==> flow/design.v <==
`timescale 1ns / 100ps
module Cordic(clk,rst,phase_step,xin,yin,xout,yout);
parameter IN_WIDTH	= 16; 
parameter EXTRA_BITS	= 6; 
localparam WI			= IN_WIDTH;
localparam WXY			= IN_WIDTH+EXTRA_BITS; 
localparam STG			= WXY; 
input clk;
input rst; 
input signed  [31:0]    phase_step; 
input signed  [WI-1:0]  xin,yin;
output signed [WXY-1:0] xout,yout;
wire signed [31:0] atan_table [0:31];
                 assign atan_table[00] = 32'b0010_0000_0000_0000_0000_0000_0000_0000;
						assign atan_table[01] = 32'b0001_0010_1110_0100_0000_0101_0001_1110;
						assign atan_table[02] = 32'b0000_1001_1111_1011_0011_1000_0101_1011;
						assign atan_table[03] = 32'b0000_0101_0001_0001_0001_0001_1101_0100;
						assign atan_table[04] = 32'b0000_0010_1000_1011_0000_1101_0100_0011;
						assign atan_table[05] = 32'b0000_0001_0100_0101_1101_0111_1110_0001;
						assign atan_table[06] = 32'b0000_0000_1010_0010_1111_0110_0001_1110;
						assign atan_table[07] = 32'b0000_0000_0101_0001_0111_1100_0101_0101;
						assign atan_table[08] = 32'b0000_0000_0010_1000_1011_1110_0101_0011;
						assign atan_table[09] = 32'b0000_0000_0001_0100_0101_1111_0010_1111;
						assign atan_table[10] = 32'b0000_0000_0000_1010_0010_1111_1001_1000;
						assign atan_table[11] = 32'b0000_0000_0000_0101_0001_0111_1100_1100;
						assign atan_table[12] = 32'b0000_0000_0000_0010_1000_1011_1110_0110;
						assign atan_table[13] = 32'b0000_0000_0000_0001_0100_0101_1111_0011;
						assign atan_table[14] = 32'b0000_0000_0000_0000_1010_0010_1111_1010;
						assign atan_table[15] = 32'b0000_0000_0000_0000_0101_0001_0111_1101;
						assign atan_table[16] = 32'b0000_0000_0000_0000_0010_1000_1011_1110;
						assign atan_table[17] = 32'b0000_0000_0000_0000_0001_0100_0101_1111;
						assign atan_table[18] = 32'b0000_0000_0000_0000_0000_1010_0011_0000;
						assign atan_table[19] = 32'b0000_0000_0000_0000_0000_0101_0001_1000;
						assign atan_table[20] = 32'b0000_0000_0000_0000_0000_0010_1000_1100;
						assign atan_table[21] = 32'b0000_0000_0000_0000_0000_0001_0100_0110;
						assign atan_table[22] = 32'b0000_0000_0000_0000_0000_0000_1010_0011;
						assign atan_table[23] = 32'b0000_0000_0000_0000_0000_0000_0101_0001;
						assign atan_table[24] = 32'b0000_0000_0000_0000_0000_0000_0010_1001;
						assign atan_table[25] = 32'b0000_0000_0000_0000_0000_0000_0001_0100;
						assign atan_table[26] = 32'b0000_0000_0000_0000_0000_0000_0000_1010;
						assign atan_table[27] = 32'b0000_0000_0000_0000_0000_0000_0000_0101;
						assign atan_table[28] = 32'b0000_0000_0000_0000_0000_0000_0000_0011;
						assign atan_table[29] = 32'b0000_0000_0000_0000_0000_0000_0000_0010;
						assign atan_table[30] = 32'b0000_0000_0000_0000_0000_0000_0000_0001;
						assign atan_table[31] = 32'b0000_0000_0000_0000_0000_0000_0000_0000;
reg signed [WXY-1:0] X [0:STG-1];
reg signed [WXY-1:0] Y [0:STG-1];
reg signed [31:0]    Z [0:STG-1]; 
reg [31:0] phase_acc;
wire [1:0]  quadrant = phase_acc [31:30]; 
wire signed [WI-1:0] nxin,nyin;
assign nxin = -xin;
assign nyin = -yin;
always @(posedge clk)
	begin
		case(quadrant)
			2'b00,2'b11: 
				begin  
					X[0] <= {xin[WI-1],xin}<<{EXTRA_BITS-1};
					Y[0] <= {yin[WI-1],yin}<<{EXTRA_BITS-1};
					Z[0] <= phase_acc ;
				end
			2'b01:
				begin
					X[0] <= {nyin[WI-1],nyin}<<{EXTRA_BITS-1};
					Y[0] <= {xin[WI-1],xin}<<{EXTRA_BITS-1};
					Z[0] <= {2'b00,phase_acc[29:0]}; 
				end
			2'b10:
				begin
					X[0] <= {yin[WI-1],yin}<<{EXTRA_BITS-1};
					Y[0] <= {nxin[WI-1],nxin}<<{EXTRA_BITS-1};
					Z[0] <= {2'b11,phase_acc[29:0]};
				end
			default:;
		endcase
		if(rst) phase_acc<=32'd0; else phase_acc<=phase_acc+phase_step;
	end
genvar i;
generate
	for(i=0;i<(STG-1);i=i+1)
	begin:ITERATION
	wire z_sign;
	wire signed [WXY-1:0] x_shr,y_shr;
	assign x_shr=X[i]>>>i;
	assign y_shr=Y[i]>>>i;
	assign z_sign=Z[i][31];
	always @ (posedge clk)
			begin
				X[i+1] <= z_sign?(X[i]+y_shr):(X[i]-y_shr);
				Y[i+1] <= z_sign?(Y[i]-x_shr):(Y[i]+x_shr);
				Z[i+1] <= z_sign?(Z[i]+atan_table[i]):(Z[i]-atan_table[i]);
				end
	end
endgenerate
assign xout	=	X[STG-1];
assign yout	=	Y[STG-1];
endmodule
# == From RTL to reports: Cordic ==
# Module Cordic before and after one edit of its RTL, step after step.
# "before" refers to lines of the RTL above, "after" to lines of the edited file.
# "delta" is "after" less "before", of the values as shown; "rel_change_pct" is that difference over "before", in percent.
# Operators carry their Yosys type and port widths (W data, S select, Z words).
# Library cell names are shortened.
# Not given: --
# design
top_module,Cordic
clock,clk
library,sky130hd
corner,tt_025C_1v80

# == Diff ==
# The edit as a unified diff against the file above.
# The edit is scripted: it alters the design's behaviour and was not made to optimise anything.
# begin of diff
@@ -2,5 +2,5 @@
 module Cordic(clk,rst,phase_step,xin,yin,xout,yout);
 parameter IN_WIDTH	= 16; 
-parameter EXTRA_BITS	= 6; 
+parameter EXTRA_BITS	= 9; 
 localparam WI			= IN_WIDTH;
 localparam WXY			= IN_WIDTH+EXTRA_BITS; 
# end of diff

# == After elaboration ==
# Counts by Yosys on the flattened word-level netlist (proc, flatten, opt, wreduce). Print and check cells are left out. Cells with the same type and inputs are merged into one.
# bits
element,before,after,delta,rel_change_pct
register_bits,1672,2050,378,22.61
latch_bits,0,0,0,--
ramBits,0,0,0,--
rom_bits,0,0,0,--
clocked_rd_ports_x_width,0,0,0,--
memories,0,0,0,--
input_bits,66,66,0,0.00
out_inout_bits,44,50,6,13.64
wordCells,262,298,36,13.74
# classes
element,before,after,delta,rel_change_pct
add_sub_neg,126,144,18,14.29
multipliers,0,0,0,--
div,0,0,0,--
n_cmp,0,0,0,--
eq_ne,3,3,0,0.00
n_shift,0,0,0,--
n_mux,65,74,9,13.85
n_logic,0,0,0,--
reduce_and_logical,2,2,0,0.00
# ops
operator,before,after,delta,rel_change_pct
$mux W25,0,48,48,--
$mux W22,42,0,-42,-100.00
$mux W32,20,23,3,15.00
$add A22 B10 Y22,2,0,-2,-100.00
$add A22 B11 Y22,2,0,-2,-100.00
$add A22 B12 Y22,2,0,-2,-100.00
$add A22 B13 Y22,2,0,-2,-100.00
$add A22 B14 Y22,2,0,-2,-100.00
$add A22 B15 Y22,2,0,-2,-100.00
$add A22 B16 Y22,2,0,-2,-100.00
$add A22 B17 Y22,2,0,-2,-100.00
$add A22 B18 Y22,2,0,-2,-100.00
$add A22 B19 Y22,2,0,-2,-100.00
$add A22 B2 Y22,2,0,-2,-100.00
$add A22 B20 Y22,2,0,-2,-100.00
$add A22 B21 Y22,2,0,-2,-100.00
$add A22 B3 Y22,2,0,-2,-100.00
$add A22 B4 Y22,2,0,-2,-100.00
$add A22 B5 Y22,2,0,-2,-100.00
$add A22 B6 Y22,2,0,-2,-100.00
$add A22 B7 Y22,2,0,-2,-100.00
$add A22 B8 Y22,2,0,-2,-100.00
$add A22 B9 Y22,2,0,-2,-100.00
$pmux W22 S3,2,0,-2,-100.00
$sub A22 B10 Y22,2,0,-2,-100.00
$sub A22 B11 Y22,2,0,-2,-100.00
$sub A22 B12 Y22,2,0,-2,-100.00
$sub A22 B13 Y22,2,0,-2,-100.00
# Operator kinds equal on both sides are left out: 47.
# Not every row of either side is listed.

# == Depth ==
# Longest topological path by Yosys (ltp), each cell counted once; first at word level (registers and memories cut), then after technology mapping (sequential cells cut; the memories' decode and read muxes count).
# depth
element,before,after,delta,rel_change_pct
word_depth,3,3,0,0.00
abc_area,0,0,--,--
ltp_mapped,20,19,-1,-5.00

# == Mapped cells and area ==
# Source: synth_stat.txt of the flow (Yosys; design flattened, memories mapped). It holds for the ABC_AREA given above (unset counts as 0); a run with the other value may have another netlist.
# mapped
element,before,after,delta,rel_change_pct
stdcells,12578,15787,3209,25.51
mapped_area_um2,110134.4,135969.2,25834.8,23.46
sequential_area_um2,31990.7,39097.5,7106.8,22.22
flip_flops,1598,1953,355,22.22
n_buf,177,233,56,31.64
# by_type
cell_type,before,after,delta,rel_change_pct
nor2_1,930,1297,367,39.46
dfxtp_1,1598,1953,355,22.22
ha_1,1596,1884,288,18.05
xnor2_1,1120,1392,272,24.29
o21ai_0,596,847,251,42.11
a21oi_1,1338,1568,230,17.19
nand2_1,588,798,210,35.71
inv_1,645,820,175,27.13
nor3_1,303,414,111,36.63
a21o_1,623,713,90,14.45
nand3_1,208,291,83,39.90
xor2_1,516,598,82,15.89
a31oi_1,116,187,71,61.21
o21ai_1,80,9,-71,-88.75
and3_1,82,148,66,80.49
nor2b_1,189,243,54,28.57
a211oi_1,97,138,41,42.27
a21boi_0,29,70,41,141.38
# Cell types equal on both sides are left out: 4.
# Not every row of either side is listed.

# == Timing after synthesis ==
# Path of least setup slack by OpenSTA after synthesis, without wires, with an ideal clock, recovery checks aside; 20% of the period is set as input and as output delay. Where synthesis merged equal registers, the netlist keeps one of their names.
# synth_timing
element,before,after,delta,rel_change_pct
path_type,flip-flop to flip-flop,flip-flop to flip-flop,--,--
from,register Z[17][31],register Z[9][31],--,--
to,register X[18][20],register X[10][24],--,--
clock_period_ns,5.0,5.0,0.0,0.00
setup_ns,0.072,0.072,0.000,--
t_first_pin_ns,0.000,0.000,0.000,--
arrival_ns,4.121,4.101,-0.020,-0.49
required_time_ns,4.928,4.928,0.000,0.00
path_slack_ns,0.807,0.827,0.020,--
path_delay_ns,4.193,4.173,-0.020,-0.48
driving_pins,17,15,-2,-11.76
path_buffers,2,2,0,0.00
period_less_setup_slack_ns,4.193,4.173,-0.020,-0.48
# "path_delay_ns" is the arrival time less input delay plus setup time.
# "driving_pins" counts driving pins, that of a launching flip-flop among them; a cell with two outputs on the path counts twice.
# "period_less_setup_slack_ns" = period - worst setup slack (recovery checks aside). The figure is calculated, with input and output delays left at 20% of the set period.
# The rows between start and end are the longest chain of elaborated cells between them; the timing report does not say that the signal goes this way. Where chains are equally long, one stands for them.
# Each line given opens the expression or statement behind the cell; cells for indexed reads and writes are added by Yosys, which also makes memories of some case tables.
# synth_via_before
cell_sequence,dfxtp_1 clkbuf_1 inv_1 clkbuf_1 nor2_1 a21oi_1 ha_1 a21o_1 a21o_1 a21o_1 o311ai_2 a21oi_1 o31a_1 a311o_1 a31o_1 a21oi_1 xnor2_1
elab_chain_cells,1
cone_cells,1
lines_between,1
classes_between,mux (1)
# synth_lines_before
element,line,rtl
"start, declared",48,reg signed [31:0]    Z [0:STG-1];
"start, assigned",92,Z[i+1] <= z_sign?(Z[i]+atan_table[i]):(Z[i]-atan_table[i]);
$mux W22,90,X[i+1] <= z_sign?(X[i]+y_shr):(X[i]-y_shr);
"end, assigned",90,
"end, declared",46,reg signed [WXY-1:0] X [0:STG-1];
# synth_via_after
cell_sequence,dfxtp_1 clkbuf_1 clkbuf_1 mux2_2 fa_1 a21o_1 a21oi_1 o21bai_1 a2111o_1 a21boi_1 nor3_1 o41a_1 a311o_1 a21oi_1 xnor2_1
elab_chain_cells,1
cone_cells,1
lines_between,1
classes_between,mux (1)
# synth_lines_after
element,line,rtl
"start, declared",48,reg signed [31:0]    Z [0:STG-1];
"start, assigned",92,Z[i+1] <= z_sign?(Z[i]+atan_table[i]):(Z[i]-atan_table[i]);
$mux W25,90,X[i+1] <= z_sign?(X[i]+y_shr):(X[i]-y_shr);
"end, assigned",90,
"end, declared",46,reg signed [WXY-1:0] X [0:STG-1];

# == Timing after layout ==
# Path of least setup slack in the final report of each run of set A (OpenROAD, finished layout, wires in). Where an end is a register, its clock arrival counts in the times.
# layout_timing
element,before,after,delta,rel_change_pct
path_type,flip-flop to flip-flop,flip-flop to flip-flop,--,--
from,register Y[11][11],register X[6][6],--,--
to,register X[12][20],register Y[7][23],--,--
clock_period_ns,4.28,4.28,0.00,0.00
setup_ns,0.07,0.08,0.01,--
t_first_pin_ns,0.88,0.87,-0.01,-1.14
arrival_ns,4.84,4.89,0.05,1.03
required_time_ns,5.04,5.06,0.02,0.40
path_slack_ns,0.19,0.18,-0.01,--
driving_pins,15,16,1,6.67
path_buffers,0,1,1,--
# The rows between start and end are the longest chain of elaborated cells between them; the timing report does not say that the signal goes this way. Where chains are equally long, one stands for them.
# layout_via_before
cell_sequence,dfxtp_1 inv_1 ha_1 mux2_2 fa_1 a211oi_1 o21ai_1 a31oi_1 a2bb2oi_2 a21oi_1 a41o_1 or4_1 a31o_1 a21oi_1 xnor2_1
elab_chain_cells,2
cone_cells,3
lines_between,1
classes_between,add/sub (2); mux (1)
# layout_lines_before
element,line,rtl
"start, declared",47,reg signed [WXY-1:0] Y [0:STG-1];
"start, assigned",91,Y[i+1] <= z_sign?(Y[i]-x_shr):(Y[i]+x_shr);
$sub A22 B11 Y22,90,X[i+1] <= z_sign?(X[i]+y_shr):(X[i]-y_shr);
$mux W22,90,
"end, assigned",90,
"end, declared",46,reg signed [WXY-1:0] X [0:STG-1];
# layout_via_after
cell_sequence,dfxtp_1 inv_1 ha_1 mux2i_1 ha_1 nor2b_1 o21ai_0 a2111oi_1 buf_4 o311ai_0 a21oi_1 nor2_1 o31a_1 o21ai_0 a21oi_1 xnor2_1
elab_chain_cells,2
cone_cells,3
lines_between,1
classes_between,add/sub (2); mux (1)
# layout_lines_after
element,line,rtl
"start, declared",46,reg signed [WXY-1:0] X [0:STG-1];
"start, assigned",90,X[i+1] <= z_sign?(X[i]+y_shr):(X[i]-y_shr);
$add A25 B19 Y25,91,Y[i+1] <= z_sign?(Y[i]-x_shr):(Y[i]+x_shr);
$mux W25,91,
"end, assigned",91,
"end, declared",47,reg signed [WXY-1:0] Y [0:STG-1];

# == Flow runs ==
# Both versions went through the flow (Yosys, OpenROAD) with the same settings in each pair. Constraints: input delay and output delay 20% of the set period each, output load 0.01 pF.
# flow_settings_set_A
CORE_UTILIZATION,40
period_ns,4.28
CAP_MARGIN,20
CORE_MARGIN,2
SLEW_MARGIN,20
# measured_set_A
element,before,after,delta,rel_change_pct
synth_chip_area_um2,110134.4,135969.2,25834.8,23.46
design.die.area_um2,279550.0,344604.0,65054.0,23.27
layout_stdcell_area_um2,122958.0,152131.0,29173.0,23.73
final_setup_ws_ns,0.192,0.176,-0.016,--
fin_tns_ns,0.000,0.000,0.000,--
worst_hold_slack_ns,0.301,0.311,0.010,--
# flow_settings_set_B
ABC_AREA,0
CELL_PAD_IN_SITES_DETAIL_PLACEMENT,0
CELL_PAD_IN_SITES_GLOBAL_PLACEMENT,1
CORE_ASPECT_RATIO,0.98
CORE_UTILIZATION,15
CTS_CLUSTER_DIAMETER,129
CTS_CLUSTER_SIZE,30
GPL_TIMING_DRIVEN,0
MIN_ROUTING_LAYER,met1
SETUP_SLACK_MARGIN,1.0
TNS_END_PERCENT,15
period_ns,3.93
CAP_MARGIN,20
CORE_MARGIN,2
SLEW_MARGIN,20
# measured_set_B
element,before,after,delta,rel_change_pct
synth_chip_area_um2,110134.4,135969.2,25834.8,23.46
design.die.area_um2,741100.0,914097.0,172997.0,23.34
layout_stdcell_area_um2,133960.0,173131.0,39171.0,29.24
final_setup_ws_ns,0.161,0.013,-0.148,--
fin_tns_ns,0.000,0.000,0.000,--
worst_hold_slack_ns,0.338,0.339,0.001,--
